==> flow/design.v <==
/*verilator lint_off UNUSEDSIGNAL*/
/*verilator lint_off MULTITOP*/
/*verilator lint_off WIDTH*//*verilator lint_off LATCH*/
module fadd_sub(
  input logic        clk_i,
  input logic [31:0] operand_a,
  input logic [31:0] operand_b,
  output logic[31:0] result_o
);
  logic [7:0]  a_exponent, b_exponent;             
  logic [7:0]  result_exponent;
  logic [23:0] a_mantissa, b_mantissa;             
  logic [24:0] result_mantissa;
  logic        a_sign, b_sign, result_sign;        
  logic [23:0] tmp_mantissa;
  logic [7:0]  in_e, out_e;
  logic [24:0] in_m, out_m;
  logic [7:0]  diff;
always_ff@(posedge(clk_i))
begin
  a_sign <= operand_a[31];
  b_sign <= operand_b[31];
  if(operand_a[30:23]==0)
    begin
      a_exponent <= (operand_a[22:0] != 0)? 8'b00000001 : 8'b00000000;
      a_mantissa <= {1'b0,operand_a[22:0]};
    end
  else
    begin
      a_exponent <= operand_a[30:23];
      a_mantissa <= {1'b1,operand_a[22:0]};
    end
  if(operand_b[30:23]==0)
    begin
      b_exponent <= (operand_b[22:0] != 0)? 8'b00000001 : 8'b00000000;
      b_mantissa <= {1'b0,operand_b[22:0]};
    end
  else
    begin
      b_exponent <= operand_b[30:23];
      b_mantissa <= {1'b1,operand_b[22:0]};
    end
end
always_comb
begin
  diff         = 8'd0;
  tmp_mantissa = 24'd0;
  if(a_exponent == b_exponent)
    begin
      result_exponent = a_exponent;
      if(a_sign == b_sign)                                                     
        begin
          result_sign           = a_sign;
          result_mantissa       = a_mantissa + b_mantissa;
        end
      else                                                                    
        begin
          if(a_mantissa > b_mantissa)
            begin
              result_sign     = a_sign;
              result_mantissa = a_mantissa - b_mantissa;
            end
          else
            begin
              result_sign     = b_sign;
              result_mantissa = b_mantissa - a_mantissa;
            end
        end
    end
  else                                                                               
    begin
      if(a_exponent > b_exponent)
        begin
          result_sign     = a_sign;
          result_exponent = a_exponent;
          diff            = a_exponent - b_exponent;
          tmp_mantissa    = b_mantissa >> diff;
          if(a_sign == b_sign)
            result_mantissa = a_mantissa + tmp_mantissa;
          else
            result_mantissa = a_mantissa - tmp_mantissa;
        end
      else
        begin
          result_sign      = b_sign;
          result_exponent  = b_exponent;
          diff             = b_exponent - a_exponent;
          tmp_mantissa     = a_mantissa >> diff;
          if(a_sign == b_sign)
            result_mantissa  = b_mantissa + tmp_mantissa;
          else
            result_mantissa  = b_mantissa - tmp_mantissa;
        end
    end
  if(result_mantissa[24]==1)
    begin
      result_exponent = result_exponent + 8'd1;
      result_mantissa = result_mantissa >> 1;
    end
  result_o = {result_sign, result_exponent, result_mantissa[22:0]};
end
endmodule
# ---- Tool chain data of fadd_sub
# The steps from the RTL of fadd_sub to its reports follow in flow order.
# Line numbers count from 1 in the design file above.
# A cell with - has no value.
dict set report setup {
  design {fadd_sub}
  clock {clk_i}
  lib {sky130hd}
  lib_corner {tt_025C_1v80}
}

# ---- Elaborated design
# Yosys after proc, flatten, opt, wreduce and memory -nomap, before mapping. Enables and synchronous resets that opt folds into registers are not counted as muxes. Memory bits, and registers merged into a memory's read port (data or address), are not among the register bits. Print and check cells are not counted. Equal cells are merged and count once.
dict set report word_totals {
  word_cells 46
  inputBits 65
  out_inout_bits 32
  reg_bits 66
}
dict set report classes {
  addsub 10
  muxes 20
  equal 2
  shifts 2
  reduce_and_logical 4
  compare 2
}
# op count
set ops {}
lappend ops {{2-to-1 mux 25 bit} 6}
lappend ops {{subtractor 24 x 24 -> 25 bit} 4}
lappend ops {{adder 24 x 24 -> 25 bit} 3}
lappend ops {{>> shifter 24 x 8 -> 24 bit} 2}
lappend ops {{2-to-1 mux 24 bit} 2}
lappend ops {{nonzero test 23 bit} 2}
lappend ops {{2-to-1 mux 8 bit} 5}
lappend ops {{> comparator 24 bit} 1}
lappend ops {{2-to-1 mux 23 bit} 1}
lappend ops {{subtractor 8 bit} 2}
lappend ops {{logical NOT 8 bit} 2}
lappend ops {{adder 8 x 1 -> 8 bit with constant B} 1}
lappend ops {{> comparator 8 bit} 1}
lappend ops {{== test 8 bit} 1}
lappend ops {{2-to-1 mux 1 bit} 6}
lappend ops {{== test 1 bit} 1}

# ---- Depth
# Depth = most cells in a row (Yosys ltp): at word level without a register or memory, in the mapped netlist without a sequential cell, where the memories' decode and read muxes count.
dict set report logic_depth {
  ltp_word 7
  ABC_AREA 1
  depth_mapped 50
}

# ---- Netlist
# Yosys stat after the flow's synthesis: flattened, memories mapped to cells. It holds for the ABC_AREA given above (unset counts as 0); a run with the other value may have another netlist.
# cell count
set types {}
lappend types {sky130_fd_sc_hd__nand2_1 590}
lappend types {sky130_fd_sc_hd__ha_1 113}
lappend types {sky130_fd_sc_hd__dfxtp_1 66}
lappend types {sky130_fd_sc_hd__nand3_1 240}
lappend types {sky130_fd_sc_hd__inv_1 208}
lappend types {sky130_fd_sc_hd__xor2_1 89}
lappend types {sky130_fd_sc_hd__a21oi_1 149}
lappend types {sky130_fd_sc_hd__o21ai_0 118}
lappend types {sky130_fd_sc_hd__nor2_1 92}
lappend types {sky130_fd_sc_hd__clkbuf_1 52}
lappend types {sky130_fd_sc_hd__xnor2_1 17}
lappend types {sky130_fd_sc_hd__fa_1 6}
lappend types {sky130_fd_sc_hd__nor4_1 17}
lappend types {sky130_fd_sc_hd__buf_2 20}
lappend types {sky130_fd_sc_hd__nand4_1 16}
lappend types {sky130_fd_sc_hd__buf_4 12}
lappend types {sky130_fd_sc_hd__o21ai_1 15}
lappend types {sky130_fd_sc_hd__o21bai_1 9}
# Other cell types: 33; their cells: 109.
dict set report synth_totals {
  stdcells 1938
  ff_cells 66
  sequential_area_um2 1321.3
  mapped_area_um2 11195.7
  n_buf 100
}

# ---- Worst setup path after synthesis
# Path of least setup slack by OpenSTA after synthesis, without wires, with an ideal clock, recovery checks aside; 20% of the period is set as input and as output delay. Where synthesis merged equal registers, the netlist keeps one of their names.
dict set report synth_timing {
  kind {reg-to-output}
  startpoint {reg a_exponent[0]}
  endpoint {out result_o[20]}
  required_time_ns 9.600
  clock_period_ns 12.0
  t_arrival_ns 5.736
  path_buffers 3
  path_stages 44
  path_slack_ns 3.864
  delay_ns 5.736
  period_less_setup_slack_ns 8.136
}
# "delay_ns" is the arrival time less input delay plus setup time.
# A path that ends at an output port has no setup time.
# "path_stages": output pins that drive a net of the path, with the launching flip-flop's if there is one; two outputs of one cell count as two.
# "period_less_setup_slack_ns" is the clock period less the worst setup slack; recovery checks do not enter. This is arithmetic on one report: input and output delays are still those of the set period (20% each).
# Between the ends stands the longest chain of elaborated cells between them, by number of cells; it is not shown to be the way that was timed. Of several equally long chains one is given.
# A line is the first line of the expression or statement that the cell stems from. Yosys adds cells for indexed reads and writes and turns some case tables into memories.
dict set report synth_between {
  cell_sequence {sky130_fd_sc_hd__dfxtp_1 -> sky130_fd_sc_hd__inv_1 -> sky130_fd_sc_hd__ha_1 -> sky130_fd_sc_hd__fa_1 -> sky130_fd_sc_hd__inv_1 -> sky130_fd_sc_hd__nand2_1 -> sky130_fd_sc_hd__nand2_1 -> sky130_fd_sc_hd__nand2_2 -> sky130_fd_sc_hd__nand2_2 -> sky130_fd_sc_hd__nand2_2 -> sky130_fd_sc_hd__buf_6 -> sky130_fd_sc_hd__nand2_1 -> sky130_fd_sc_hd__nand2_1 -> sky130_fd_sc_hd__nor2_2 -> sky130_fd_sc_hd__buf_6 -> sky130_fd_sc_hd__buf_6 -> sky130_fd_sc_hd__nand3_1 -> sky130_fd_sc_hd__nand3_1 -> [... 8 more ...] -> sky130_fd_sc_hd__ha_1 -> sky130_fd_sc_hd__nand3_1 -> sky130_fd_sc_hd__nand2_1 -> sky130_fd_sc_hd__a31oi_1 -> sky130_fd_sc_hd__o21ai_0 -> sky130_fd_sc_hd__a21boi_0 -> sky130_fd_sc_hd__o21ai_0 -> sky130_fd_sc_hd__a21boi_0 -> sky130_fd_sc_hd__inv_1 -> sky130_fd_sc_hd__nand2_1 -> sky130_fd_sc_hd__nand2_1 -> sky130_fd_sc_hd__a21boi_0 -> sky130_fd_sc_hd__o21ai_0 -> sky130_fd_sc_hd__or2_2 -> sky130_fd_sc_hd__nand2_1 -> sky130_fd_sc_hd__nand2_1 -> sky130_fd_sc_hd__nand3_1 -> sky130_fd_sc_hd__nand2_1}
  elab_chain_cells 7
  cells_between 15
  lines_between 13
  cone_classes {6 x add/sub; 1 x compare; 1 x eq/ne; 2 x shift; 5 x mux}
}
# element line
set synth_rtl {}
lappend synth_rtl {{start: declaration} 10} ;# logic [7:0]  a_exponent, b_exponent;
lappend synth_rtl {{start: assignment} 25} ;# a_exponent <= (operand_a[22:0] != 0)? 8'b00000001 : 8'b00000000;
lappend synth_rtl {{start: assignment} 30} ;# a_exponent <= operand_a[30:23];
lappend synth_rtl {{subtractor 8 bit} 87} ;# diff             = b_exponent - a_exponent;
lappend synth_rtl {{>> shifter 24 x 8 -> 24 bit} 88} ;# tmp_mantissa     = a_mantissa >> diff;
lappend synth_rtl {{subtractor 24 x 24 -> 25 bit} 92} ;# result_mantissa  = b_mantissa - tmp_mantissa;
lappend synth_rtl {{2-to-1 mux 25 bit} 89} ;# if(a_sign == b_sign)
lappend synth_rtl {{2-to-1 mux 25 bit} 72} ;# if(a_exponent > b_exponent)
lappend synth_rtl {{2-to-1 mux 25 bit} 48} ;# if(a_exponent == b_exponent)
lappend synth_rtl {{2-to-1 mux 23 bit} 95} ;# if(result_mantissa[24]==1)
lappend synth_rtl {{end: declaration} 8} ;# output logic[31:0] result_o

# ---- Timing after layout
# From the final timing report of run 2: the path of least setup slack in the routed layout; clock arrival at registers is part of the times.
dict set report layout_timing {
  kind {reg-to-output}
  startpoint {reg a_exponent[4]}
  endpoint {out result_o[22]}
  path_stages 39
  required_time_ns 9.60
  path_buffers 2
  clock_period_ns 12.0
  path_slack_ns 0.71
  t_arrival_ns 8.89
}
# Between the ends stands the longest chain of elaborated cells between them, by number of cells; it is not shown to be the way that was timed. Of several equally long chains one is given.
dict set report layout_between {
  cell_sequence {sky130_fd_sc_hd__dfxtp_1 -> sky130_fd_sc_hd__inv_1 -> sky130_fd_sc_hd__ha_1 -> sky130_fd_sc_hd__nand2_2 -> sky130_fd_sc_hd__nor2_4 -> sky130_fd_sc_hd__nand3_4 -> sky130_fd_sc_hd__nand2_2 -> sky130_fd_sc_hd__nand2_1 -> sky130_fd_sc_hd__o21ai_4 -> sky130_fd_sc_hd__buf_4 -> sky130_fd_sc_hd__inv_2 -> sky130_fd_sc_hd__nand3_1 -> sky130_fd_sc_hd__nand3_1 -> sky130_fd_sc_hd__nand2_1 -> sky130_fd_sc_hd__nand2_1 -> sky130_fd_sc_hd__a21oi_1 -> sky130_fd_sc_hd__o21ai_2 -> sky130_fd_sc_hd__ha_1 -> [... 3 more ...] -> sky130_fd_sc_hd__nand3_1 -> sky130_fd_sc_hd__nand2_1 -> sky130_fd_sc_hd__a31oi_1 -> sky130_fd_sc_hd__o21ai_0 -> sky130_fd_sc_hd__a21boi_0 -> sky130_fd_sc_hd__o21ai_0 -> sky130_fd_sc_hd__a21boi_0 -> sky130_fd_sc_hd__inv_1 -> sky130_fd_sc_hd__nand2_1 -> sky130_fd_sc_hd__nand2_1 -> sky130_fd_sc_hd__a21boi_0 -> sky130_fd_sc_hd__o21ai_0 -> sky130_fd_sc_hd__or2_2 -> sky130_fd_sc_hd__nand2_1 -> sky130_fd_sc_hd__nand2_1 -> sky130_fd_sc_hd__nand3_1 -> sky130_fd_sc_hd__nand2_1 -> sky130_fd_sc_hd__clkdlybuf4s50_1}
  elab_chain_cells 7
  cells_between 15
  lines_between 13
  cone_classes {6 x add/sub; 1 x compare; 1 x eq/ne; 2 x shift; 5 x mux}
}
# element line
set layout_rtl {}
lappend layout_rtl {{start: declaration} 10} ;# logic [7:0]  a_exponent, b_exponent;
lappend layout_rtl {{start: assignment} 25} ;# a_exponent <= (operand_a[22:0] != 0)? 8'b00000001 : 8'b00000000;
lappend layout_rtl {{start: assignment} 30} ;# a_exponent <= operand_a[30:23];
lappend layout_rtl {{subtractor 8 bit} 87} ;# diff             = b_exponent - a_exponent;
lappend layout_rtl {{>> shifter 24 x 8 -> 24 bit} 88} ;# tmp_mantissa     = a_mantissa >> diff;
lappend layout_rtl {{subtractor 24 x 24 -> 25 bit} 92} ;# result_mantissa  = b_mantissa - tmp_mantissa;
lappend layout_rtl {{2-to-1 mux 25 bit} 89} ;# if(a_sign == b_sign)
lappend layout_rtl {{2-to-1 mux 25 bit} 72} ;# if(a_exponent > b_exponent)
lappend layout_rtl {{2-to-1 mux 25 bit} 48} ;# if(a_exponent == b_exponent)
lappend layout_rtl {{2-to-1 mux 23 bit} 95} ;# if(result_mantissa[24]==1)
lappend layout_rtl {{end: declaration} 8} ;# output logic[31:0] result_o

Add stored flow runs of fadd_sub

Measured data: module fadd_sub, platform sky130hd, 3 stored runs of the flow under differing settings, order arbitrary. Input and output delays are each 20% of the period that was set; the output load is 0.01 pF.
By "clock_period_reached_ns" is meant the clock period of the run minus its worst setup slack. This is arithmetic on one report: input and output delays are still those of the set period (20% each).
By "worst_setup_path_time_ns" is meant the share of the clock period that the worst setup path is allowed (20% is reserved at inputs, 20% at outputs), minus its slack. Clock arrival times at its registers enter into it.
"design_power_mw": no workload was simulated; the value follows from the tool's default switching activity.

[flow] run 1: files
==> flow/run.sh <==
#!/bin/bash
# the make line also repeats the synthesis and layout settings of config.mk as NAME=value (left out here)
make -C /OpenROAD-flow-scripts/flow DESIGN_CONFIG=/design/flow/config.mk WORK_HOME=/design/flow/orfs CLKGATE_MAP_FILE= finish
==> flow/config.mk <==
export PLATFORM = sky130hd
export DESIGN_NAME = fadd_sub
export DESIGN_NICKNAME = fadd_sub
export VERILOG_FILES = /design/flow/design.v
export SDC_FILE = /design/flow/constraint.sdc
export NUM_CORES = 4
export LEC_CHECK = 0
export CAP_MARGIN = 0
export CORE_ASPECT_RATIO = 0.51
export CORE_MARGIN = 2
export CORE_UTILIZATION = 47
export CTS_CLUSTER_SIZE = 62
export GPL_ROUTABILITY_DRIVEN = 0
export MAX_ROUTING_LAYER = met5
export MIN_ROUTING_LAYER = met2
export PLACE_DENSITY = 0.73
export SETUP_SLACK_MARGIN = 2.38
export SLEW_MARGIN = 35
export TNS_END_PERCENT = 95
==> flow/constraint.sdc <==
create_clock -name core_clock -period 14.7 [get_ports {clk_i}]
set_input_delay 2.9400 -clock core_clock [delete_from_list [all_inputs] [get_ports {clk_i}]]
set_output_delay 2.9400 -clock core_clock [all_outputs]
set_load 0.01 [all_outputs]

[flow] run 1: no final report: routing broke off with GRT-0116

[flow] run 2: files
==> flow/run.sh <==
#!/bin/bash
# the make line also repeats the synthesis and layout settings of config.mk as NAME=value (left out here)
make -C /OpenROAD-flow-scripts/flow DESIGN_CONFIG=/design/flow/config.mk WORK_HOME=/design/flow/orfs CLKGATE_MAP_FILE= finish
==> flow/config.mk <==
export PLATFORM = sky130hd
export DESIGN_NAME = fadd_sub
export DESIGN_NICKNAME = fadd_sub
export VERILOG_FILES = /design/flow/design.v
export SDC_FILE = /design/flow/constraint.sdc
export NUM_CORES = 4
export LEC_CHECK = 0
export ABC_AREA = 1
export CAP_MARGIN = 20
export CORE_MARGIN = 3
export CORE_UTILIZATION = 40
export MIN_ROUTING_LAYER = met2
export SLEW_MARGIN = 20
==> flow/constraint.sdc <==
create_clock -name core_clock -period 12.0 [get_ports {clk_i}]
set_input_delay 2.4000 -clock core_clock [delete_from_list [all_inputs] [get_ports {clk_i}]]
set_output_delay 2.4000 -clock core_clock [all_outputs]
set_load 0.01 [all_outputs]

[flow] run 2: metrics
[metrics] layout_utilization_pct = 46.2
[metrics] final_setup_tns_ns = 0.000
[metrics] cell_area_final_um2 = 12583.3
[metrics] total_die_area_um2 = 30032.9
[metrics] worst_setup_path_time_ns = 8.89
[metrics] worst_path_kind = reg-to-output
[metrics] clock_period_reached_ns = 11.295
[metrics] holdWs_ns = 2.463
[metrics] design_power_mw = 2.666
[metrics] worstSetupSlack_ns = 0.705
[metrics] post_synth_area_um2 = 11195.7

[flow] run 3: files
==> flow/run.sh <==
#!/bin/bash
# the make line also repeats the synthesis and layout settings of config.mk as NAME=value (left out here)
make -C /OpenROAD-flow-scripts/flow DESIGN_CONFIG=/design/flow/config.mk WORK_HOME=/design/flow/orfs CLKGATE_MAP_FILE= finish
==> flow/config.mk <==
export PLATFORM = sky130hd
export DESIGN_NAME = fadd_sub
export DESIGN_NICKNAME = fadd_sub
export VERILOG_FILES = /design/flow/design.v
export SDC_FILE = /design/flow/constraint.sdc
export NUM_CORES = 4
export LEC_CHECK = 0
export ABC_AREA = 1
export CAP_MARGIN = 20
export CELL_PAD_IN_SITES_DETAIL_PLACEMENT = 2
export CORE_ASPECT_RATIO = 1.46
export CORE_MARGIN = 3
export CORE_UTILIZATION = 40
export CTS_CLUSTER_DIAMETER = 192
export CTS_CLUSTER_SIZE = 93
export GPL_TIMING_DRIVEN = 0
export HOLD_SLACK_MARGIN = -0.09
export MIN_ROUTING_LAYER = met2
export PLACE_DENSITY = 0.45
export SLEW_MARGIN = 20
==> flow/constraint.sdc <==
create_clock -name core_clock -period 9.5 [get_ports {clk_i}]
set_input_delay 1.9000 -clock core_clock [delete_from_list [all_inputs] [get_ports {clk_i}]]
set_output_delay 1.9000 -clock core_clock [all_outputs]
set_load 0.01 [all_outputs]

[flow] run 3: no final report: placement broke off with DPL-0033
